==> flow/design.v <==
`timescale 1ns / 1ns
`timescale 1ns / 1ns
module alu #(
    parameter DATA_WIDTH = 16
) (
    input [DATA_WIDTH-1:0] data_in1,
    data_in2,
    input [1:0] op,
    output reg [DATA_WIDTH-1:0] data_out,
    output [2:0] flag
);
  reg carry;
  wire zero, neg;
  wire [16:0] data_in1_add, data_in2_add;
  assign data_in1_add = data_in1;
  assign data_in2_add = data_in2;
  always @(*) begin
    case (op)
      2'b00: {carry, data_out} = {1'b0, ~(data_in1 | data_in2)};
      2'b01: {carry, data_out} = data_in1_add + data_in2_add;
      2'b10: {carry, data_out} = {1'b0, data_in1};
      2'b11: {carry, data_out} = {1'b0, (data_in2 >> 1)};
    endcase
  end
  assign zero = ~(|data_out);
  assign neg  = data_out[DATA_WIDTH-1];
  assign flag = {zero, neg, carry};
endmodule
`timescale 1ns / 1ns
module register #(
    parameter N = 16
) (
    input clk,
    rst,
    en,
    input [N-1:0] data_in,
    output reg [N-1:0] data_out
);
  always @(posedge clk, negedge rst) begin
    if (!rst) begin
      data_out <= 0;
    end else begin
      if (en) begin
        data_out <= data_in;
      end
    end
  end
endmodule
`timescale 1ns / 1ns
module registerfile #(
    parameter N = 16,
    M = 5
) (
    input clk,
    en,
    input [N-1:0] wr_data,
    input [M-1:0] addr,
    output [N-1:0] rd_data
);
  reg [N-1:0] mem[(2**M)-1:0];
  assign rd_data = (addr == 29) ? 0 : ( (addr == 30) ? 16'h1 : ( (addr == 31) ? 16'hffff : mem[addr]));
  always @(posedge clk) begin
    if (en) begin
      mem[addr] <= wr_data;
    end
  end
endmodule
`timescale 1ns / 1ns
 `timescale 1ns / 1ns
module state (
    input            clk,
    rst,
    input      [2:0] op,
    output reg [3:0] state,
    input      [2:0] flag
);
  reg [3:0] nextstate;
  reg       br;
  always @(*) begin
    case (state)
      4'b0000: begin
        if (op == 3'b000) begin
          nextstate = 4'b0001;
        end else if (op == 3'b001) begin
          nextstate = 4'b0010;
        end else if (op == 3'b010) begin
          nextstate = 4'b0011;
        end else if (op == 3'b011) begin
          nextstate = 4'b1010;
        end else if (op == 3'b100) begin
          nextstate = 4'b0100;
        end else if (op == 3'b101) begin
          nextstate = 4'b0101;
        end else if (op == 3'b110) begin
          nextstate = 4'b1000;
        end else nextstate = 4'b0111;
      end
      4'b0001: begin
        nextstate = 4'b1010;
      end
      4'b0010: nextstate = 4'b1010;
      4'b0011: nextstate = 4'b1010;
      4'b0100: nextstate = 4'b1010;
      4'b0101: nextstate = 4'b0110;
      4'b0110: nextstate = 4'b1010;
      4'b0111: nextstate = 4'b1010;
      4'b1000:
      if (br) nextstate = 4'b1001;
      else nextstate = 4'b1010;
      4'b1001: nextstate = 4'b0000;
      4'b1010: nextstate = 4'b0000;
      default: nextstate = 4'b0000;
    endcase   
  end
  always @(posedge clk, negedge rst) begin
    if (!rst) begin
      state <= 4'b0000;
    end else begin
      state <= nextstate;
    end
  end
  always @(*) begin
    case (op)
      3'h0: br = 0;
      3'h1: br = flag[0];
      3'h2: br = flag[1];
      3'h3: br = flag[1] | flag[0];
      3'h4: br = flag[2];
      3'h5: br = flag[2] | flag[0];
      3'h6: br = flag[2] | flag[1];
      3'h7: br = 1;
      default: br = 0;
    endcase   
  end   
endmodule   
`timescale 1ns / 1ns
 `timescale 1ns / 1ns
module decode (
    input [2:0] op,
    input [3:0] state,
    output reg [13:0] dec
);
  always @(*) begin
    case (state)
      4'b0000: begin
        if (op == 3'b110) begin
          dec = 14'b1_1_x_x_xx_xx_1_0_0_1_0_0;
        end else if (op == 3'b101) begin
          dec = 14'b1_1_x_x_xx_xx_1_0_0_0_0_0;
        end else if (op == 3'b011) begin
          dec = 14'bx_1_0_x_1x_xx_0_0_1_0_0_0;
        end else begin
          dec = 14'bx_1_x_x_xx_xx_0_0_0_1_0_0;
        end
      end
      4'b0001: dec = 14'bx_1_x_1_xx_00_0_1_0_0_1_0;
      4'b0010: dec = 14'bx_1_x_1_xx_01_0_1_0_0_1_0;
      4'b0011: dec = 14'bx_0_x_0_1x_xx_0_1_0_0_0_0;
      4'b0100: dec = 14'bx_0_x_x_xx_xx_0_0_0_0_0_1;
      4'b0101: dec = 14'b1_1_x_0_00_xx_1_1_0_0_0_0;
      4'b0110: dec = 14'b1_1_x_0_01_xx_0_1_0_0_0_0;
      4'b1000: dec = 14'bx_1_1_x_xx_xx_0_0_1_0_0_0;
      4'b1001: dec = 14'b0_1_x_x_xx_xx_1_0_0_0_0_0;
      4'b0111: dec = 14'bx_1_x_1_xx_11_0_1_0_0_1_0;
      4'b1011: dec = 14'bx_1_0_x_xx_xx_0_0_0_0_0_1;
      4'b1010: dec = 14'b1_1_x_x_xx_xx_1_0_0_0_0_0;
      default: dec = 14'b0;
    endcase
  end
endmodule
`timescale 1ns / 1ns
module Temple #(
    parameter ADDR_WIDTH = 16,
    parameter DATA_WIDTH = 16
) (
    input                   clk,
    rst,
    output [ADDR_WIDTH-1:0] addr,
    input  [          15:0] rd_data,
    output [          15:0] wr_data,
    output                  en
);
  wire [15:0] pc_sel_data, acc_sel_data, reg_sel_data, imm_sel_data;
  wire [15:0] pc_out, add_out, acc_out;
  wire [15:0] regfile_out, rf_out, alu_out;
  wire [2:0] flag_out, alu_flag;
  wire pc_sel, acc_sel, reg_sel, addr_sel;
  wire pc_en, acc_en, regfile_en, flag_en, rf_en;
  wire [1:0] imm_sel, alu_op;
  wire [ 2:0] op;
  wire [ 3:0] state;
  wire [13:0] dec;
  wire [ 4:0] regfile_addr;
  wire [ 7:0] half_imm_data;
  assign {pc_sel,addr_sel,reg_sel,acc_sel,imm_sel[1:0],alu_op[1:0],pc_en,acc_en,regfile_en,rf_en,flag_en,en} = dec;
  state statemachine (
      .clk(clk),
      .rst(rst),
      .op(op),
      .state(state),
      .flag(flag_out)
  );
  decode decode (
      .op(op),
      .state(state),
      .dec(dec)
  );
  register PC (
      .clk(clk),
      .rst(rst),
      .en(pc_en),
      .data_in(pc_sel_data),
      .data_out(pc_out)
  );
  register Acc (
      .clk(clk),
      .rst(rst),
      .en(acc_en),
      .data_in(acc_sel_data),
      .data_out(acc_out)
  );
  register #(
      .N(3)
  ) flag (
      .clk(clk),
      .rst(rst),
      .en(flag_en),
      .data_in(alu_flag),
      .data_out(flag_out)
  );
  register regi (
      .clk(clk),
      .rst(rst),
      .en(rf_en),
      .data_in(regfile_out),
      .data_out(rf_out)
  );
  alu alu (
      .data_in1(rf_out),
      .data_in2(acc_out),
      .op(alu_op),
      .data_out(alu_out),
      .flag(alu_flag)
  );
  registerfile regfile (
      .clk(clk),
      .en(regfile_en),
      .wr_data(reg_sel_data),
      .rd_data(regfile_out),
      .addr(regfile_addr)
  );
  assign pc_sel_data = (pc_sel) ? add_out : rf_out;
  assign add_out = pc_out + 16'h1;
  assign acc_sel_data = (acc_sel) ? alu_out : imm_sel_data;
  assign reg_sel_data = (reg_sel) ? add_out : acc_out;
  assign addr = addr_sel ? {pc_out[15:1], 1'b0} : {rf_out[15:1], 1'b0};
  assign wr_data = acc_out;
  assign op = (pc_out[0]) ? rd_data[15:13] : rd_data[7:5];
  assign regfile_addr = (pc_out[0]) ? rd_data[12:8] : rd_data[4:0];
  assign half_imm_data = (pc_out[0]) ? rd_data[15:8] : rd_data[7:0];
  assign imm_sel_data = (imm_sel[1]) ? rd_data[15:0] : ( (imm_sel[0]) ? {half_imm_data, acc_out[7:0]} : {acc_out[15:8], half_imm_data});
endmodule   
Tool chain data of Temple --
What the tools print for Temple, step after step. Lines are those of the file above, counted from 1. Operators: Yosys type, input widths -> output width; for muxes data width and select width s. Library cell names are shortened. The mark n/a stands for no value.
Set-up: design top Temple, clock port clk, library sky130hd, library corner tt_025C_1v80

After elaboration --
Yosys after proc, flatten, opt, wreduce and memory -nomap, before mapping. Memory bits, and registers merged into a memory's read port (data or address), are not among the register bits. Print and check cells are not counted. Equal cells are merged and count once. Memory sizes are those after Yosys's memory passes, which may raise the word count (mostly to a power of two), join words into wider ones and drop unused or constant bits.
Operators by class: $add $sub $neg 2, $mul 0, div/mod/pow operators 0, magnitude comparators 0, equality and inequality tests 25, shifts and indexed selects 0, multiplexer cells 30, bitwise logic cells 6, reductions and logical operators 8
Operators by type and width (number):
- $pmux 14 s12 | 1
- $mux 16 | 10
- $pmux 17 s4 | 1
- $mux 14 | 2
- $mux 4 | 7
- $add 16x16->17 | 1
- $add 16x1->16 const B | 1
- $or 16x16->16 | 1
- $not 16->16 | 1
- $reduce_or 16->1 | 1
- $eq 4x3->1 const B | 4
- $eq 4x4->1 const B | 4
- $pmux 4 s4 | 1
- $eq 5x5->1 const B | 3
- $eq 3x3->1 const B | 4
- $mux 12 | 1
- $mux 5 | 2
- $eq 4x2->1 const B | 2
- $pmux 1 s8 | 1
- $mux 8 | 1
- $eq 3x2->1 const B | 2
- $reduce_or 6->1 | 1
- $eq 2x2->1 const B | 2
- $reduce_and 2->1 | 2
- $eq 4x1->1 const B | 1
- $logic_not 4->1 | 1
- $or 1x1->1 | 3
- $eq 3x1->1 const B | 1
Not listed: further kinds 9, cells in them 9.
Storage and ports: bits in registers 55, bits in latches 0, memory bits (writable) 512, memory bits (read-only) 0, clocked read ports x word width 0, memory cells 1, bits of input ports 18, output and inout bits 33, cells after elaboration 78
Memory list:
- regfile.mem | depth 32, width 16, rd ports 1, write ports 1, line 60 | reg [N-1:0] mem[(2**M)-1:0];

Longest topological paths --
Yosys ltp: most cells in a row. Word level: on the elaborated netlist, between registers, memories and ports. Mapped: between sequential cells and ports; inverters and the memories' decode and read muxes count.
Depth: depth in word-level cells 10, ABC_AREA 0, mapped depth 11

Mapped cells and area --
Source: synth_stat.txt of the flow (Yosys; design flattened, memories mapped). It holds for the ABC_AREA given above (unset counts as 0); a run with the other value may have another netlist.
Cells by type:
- edfxtp_1 | number 498, total area 1.5E+04 um^2
- mux4_2 | number 115, total area 2.59E+03 um^2
- dfrtp_1 | number 61, total area 1.53E+03 um^2
- a22oi_1 | number 55, total area 412.896 um^2
- ha_1 | number 33, total area 412.896 um^2
- a21oi_1 | number 81, total area 405.389 um^2
- nand2_1 | number 108, total area 405.389 um^2
- nor2_1 | number 95, total area 356.592 um^2
- o21ai_0 | number 46, total area 230.221 um^2
- o21ai_1 | number 32, total area 160.154 um^2
- buf_2 | number 31, total area 155.149 um^2
- nand3_1 | number 30, total area 150.144 um^2
- and4_1 | number 17, total area 148.893 um^2
- inv_1 | number 38, total area 142.637 um^2
- mux2i_1 | number 14, total area 140.134 um^2
- clkbuf_1 | number 31, total area 116.362 um^2
- xnor2_1 | number 12, total area 105.101 um^2
- buf_6 | number 9, total area 101.347 um^2
Not listed: further types 53, cells in them 199.
Mapped netlist: cell count 1505, mapped area 24050.6 um^2, sequential area 16507.1 um^2, flip-flop cells 560, buffer cells 81
The figures by module come from a second, unflattened synthesis with its own total; it is not the netlist above.
Second synthesis, totals: cell total of the unflattened synthesis 1658, area (unflattened synthesis) 25409.4 um^2
Each row is one instance without its submodules.
By module:
- registerfile | times used 1, cells 1039, area 19839.0 um^2, sequential area 15134.5 um^2
- register | times used 3, cells 34, area 649.4 um^2, sequential area 400.4 um^2
- alu | times used 1, cells 204, area 1557.7 um^2, sequential area 0.0 um^2
- Temple | times used 1, cells 242, area 1448.9 um^2, sequential area 0.0 um^2
- decode | times used 1, cells 39, area 262.8 um^2, sequential area 0.0 um^2
- state | times used 1, cells 26, area 244.0 um^2, sequential area 100.1 um^2
- register #(N=3) | times used 1, cells 6, area 108.9 um^2, sequential area 75.1 um^2

Path before layout --
OpenSTA on the mapped netlist: ideal clock, no wires. The path of least setup slack (recovery checks aside). Input and output delay are each 20% of the period. Register names are those of the netlist, which keeps one name where synthesis merged equal registers.
Timing path after synthesis: path kind input to register, from input rd_data[0], to memory regfile.mem[11][0], period 7.0 ns, input delay 1.400 ns, setup time 0.388 ns, launch time at the first pin 1.400 ns, arrival 3.154 ns, slack 3.458 ns, path delay 2.142 ns, stages on the path 6, buffers on the path 3, synthesis period reached 3.542 ns
"path delay" is the arrival time less input delay plus setup time. "stages on the path": output pins that drive a net of the path, with the launching flip-flop's if there is one; two outputs of one cell count as two. "synthesis period reached" = period - worst setup slack (recovery checks aside). The figure is calculated, with input and output delays left at 20% of the set period. Between the ends stands the longest chain of elaborated cells between them, by number of cells; it is not shown to be the way that was timed. Of several equally long chains one is given. A line is the first line of the expression or statement that the cell stems from. Yosys adds cells for indexed reads and writes and turns some case tables into memories.
On the way, after synthesis: cell sequence mux2_4 > buf_6 > buf_2 > buf_2 > o211ai_1 > nor2_1, length of the longest elaborated chain 2, elaborated cells between the ends (all ways) 2, RTL lines with such cells 2
Ends and longest elaborated chain, after synthesis:
- start: declaration | line 179 | input  [          15:0] rd_data,
- $mux 5 | line 259 | assign regfile_addr = (pc_out[0]) ? rd_data[12:8] : rd_data[4:0];
- $mux 5 | line 63 | if (en) begin
- end: declaration | line 60 | reg [N-1:0] mem[(2**M)-1:0];

Path in the finished layout --
From the final timing report of flow run A: the path of least setup slack in the routed layout; clock arrival at registers is part of the times.
Timing path post-layout: path kind register to output, from register statemachine.state, to output addr[1], period 6.37 ns, external output delay 1.27 ns, launch time at the first pin 0.61 ns, arrival 3.23 ns, slack 1.86 ns, stages on the path 8, buffers on the path 3
Where an end lacks its bit number, it is one bit of the signal, or one of the new flip-flops if synthesis recoded a state register.
On the way, post-layout: cell sequence dfrtp_1 > buf_2 > or3_1 > nor2_1 > nand3_1 > clkbuf_1 > o21ai_0 > clkdlybuf4s50_1
Ends and longest elaborated chain, post-layout:
- start: declaration | line 74 | output reg [3:0] state,
- start: assignment | line 117 | state <= 4'b0000;
- start: assignment | line 119 | state <= nextstate;
- end: declaration | line 178 | output [ADDR_WIDTH-1:0] addr,
No chain of elaborated cells between the ends is given.

Top module Temple; platform sky130hd; tools Yosys and OpenROAD; 6 stored runs in no particular order. Input and output delays are each 20% of the period that was set; the output load is 0.01 pF.
"achieved clock period" = clock period - worst setup slack. The figure is calculated, with input and output delays left at 20% of the set period.
"time of the worst setup path": the worst setup path's part of the clock period (all of it between registers, 20% less for each end at a port) less its slack. A launch clock that arrives late makes it longer, a capture clock that arrives late makes it shorter.
"total power after layout" is the tool's figure for a default switching activity; nothing was simulated.

* Flow run A | settings: CORE_ASPECT_RATIO 0.94; CORE_MARGIN 2; CORE_UTILIZATION 67; CTS_CLUSTER_DIAMETER 139; GPL_TIMING_DRIVEN 0; PLACE_DENSITY_LB_ADDON 0.02; SETUP_SLACK_MARGIN 0.28; TNS_END_PERCENT 30; period_ns 6.37; CAP_MARGIN 20; SLEW_MARGIN 20 | results: chip area after synthesis (Yosys) 24050.6 um^2; overall die area 37428.2 um^2; standard-cell area after layout 27869.2 um^2; smallest setup slack 1.864 ns; total negative slack on setup checks 0.000 ns; total power after layout 0.012532 W; achieved clock period 4.506 ns; time of the worst setup path 3.23 ns; type of the worst setup path register to output
* Flow run B | settings: CORE_UTILIZATION 43; PLACE_DENSITY 0.6; period_ns 5.54; CAP_MARGIN 20; CORE_MARGIN 2; SLEW_MARGIN 20 | results: chip area after synthesis (Yosys) 24050.6 um^2; overall die area 57840.2 um^2; standard-cell area after layout 27425.1 um^2; smallest setup slack 0.465 ns; total negative slack on setup checks 0.000 ns; total power after layout 0.013877 W; achieved clock period 5.075 ns; time of the worst setup path 3.97 ns; type of the worst setup path register to output
* Flow run C | settings: ABC_AREA 1; CAP_MARGIN 15; CORE_UTILIZATION 45; CTS_CLUSTER_DIAMETER 337; CTS_CLUSTER_SIZE 69; GPL_ROUTABILITY_DRIVEN 0; GPL_TIMING_DRIVEN 1; HOLD_SLACK_MARGIN 0.08; MAX_ROUTING_LAYER met4; MIN_ROUTING_LAYER met2; PLACE_DENSITY_LB_ADDON 0.08; TNS_END_PERCENT 5; period_ns 7.0; CORE_MARGIN 2; SLEW_MARGIN 20 | results: chip area after synthesis (Yosys) 24443.4 um^2; overall die area 56199.8 um^2; standard-cell area after layout 26336.5 um^2; smallest setup slack 2.157 ns; total negative slack on setup checks 0.000 ns; total power after layout 0.01064 W; achieved clock period 4.843 ns; time of the worst setup path 3.44 ns; type of the worst setup path register to output
* Flow run D | settings: ABC_AREA 1; CELL_PAD_IN_SITES_DETAIL_PLACEMENT 2; CELL_PAD_IN_SITES_GLOBAL_PLACEMENT 2; CORE_MARGIN 4; CORE_UTILIZATION 35; CTS_CLUSTER_SIZE 62; GPL_TIMING_DRIVEN 1; HOLD_SLACK_MARGIN -0.03; MAX_ROUTING_LAYER met4; SLEW_MARGIN 5; period_ns 3.8; CAP_MARGIN 20 | results: chip area after synthesis (Yosys) 24443.4 um^2; overall die area 74131.0 um^2; standard-cell area after layout 29250.6 um^2; smallest setup slack 0.091 ns; total negative slack on setup checks 0.000 ns; total power after layout 0.02425 W; achieved clock period 3.709 ns; time of the worst setup path 2.95 ns; type of the worst setup path register to output
* Flow run E | settings: ABC_AREA 0; CAP_MARGIN 30; CELL_PAD_IN_SITES_DETAIL_PLACEMENT 1; CELL_PAD_IN_SITES_GLOBAL_PLACEMENT 0; CORE_ASPECT_RATIO 0.63; CORE_MARGIN 2; CORE_UTILIZATION 41; CTS_CLUSTER_DIAMETER 141; CTS_CLUSTER_SIZE 59; GPL_TIMING_DRIVEN 0; HOLD_SLACK_MARGIN 0.0; PLACE_DENSITY_LB_ADDON 0.27; SETUP_SLACK_MARGIN -0.02; period_ns 6.95; SLEW_MARGIN 20 | results: chip area after synthesis (Yosys) 24050.6 um^2; overall die area 60665.6 um^2; standard-cell area after layout 27030.9 um^2; smallest setup slack 2.198 ns; total negative slack on setup checks 0.000 ns; total power after layout 0.010282 W; achieved clock period 4.752 ns; time of the worst setup path 3.36 ns; type of the worst setup path register to output
* Flow run F | settings: ABC_AREA 1; CAP_MARGIN 15; CORE_UTILIZATION 45; CTS_CLUSTER_DIAMETER 253; CTS_CLUSTER_SIZE 23; GPL_TIMING_DRIVEN 0; HOLD_SLACK_MARGIN 0.08; MAX_ROUTING_LAYER met4; MIN_ROUTING_LAYER met2; PLACE_DENSITY_LB_ADDON 0.08; TNS_END_PERCENT 95; period_ns 7.0; CORE_MARGIN 2; SLEW_MARGIN 20 | results: chip area after synthesis (Yosys) 24443.4 um^2; overall die area 56199.8 um^2; standard-cell area after layout 27744.1 um^2; smallest setup slack 1.496 ns; total negative slack on setup checks 0.000 ns; total power after layout 0.011835 W; achieved clock period 5.504 ns; time of the worst setup path 4.10 ns; type of the worst setup path register to output
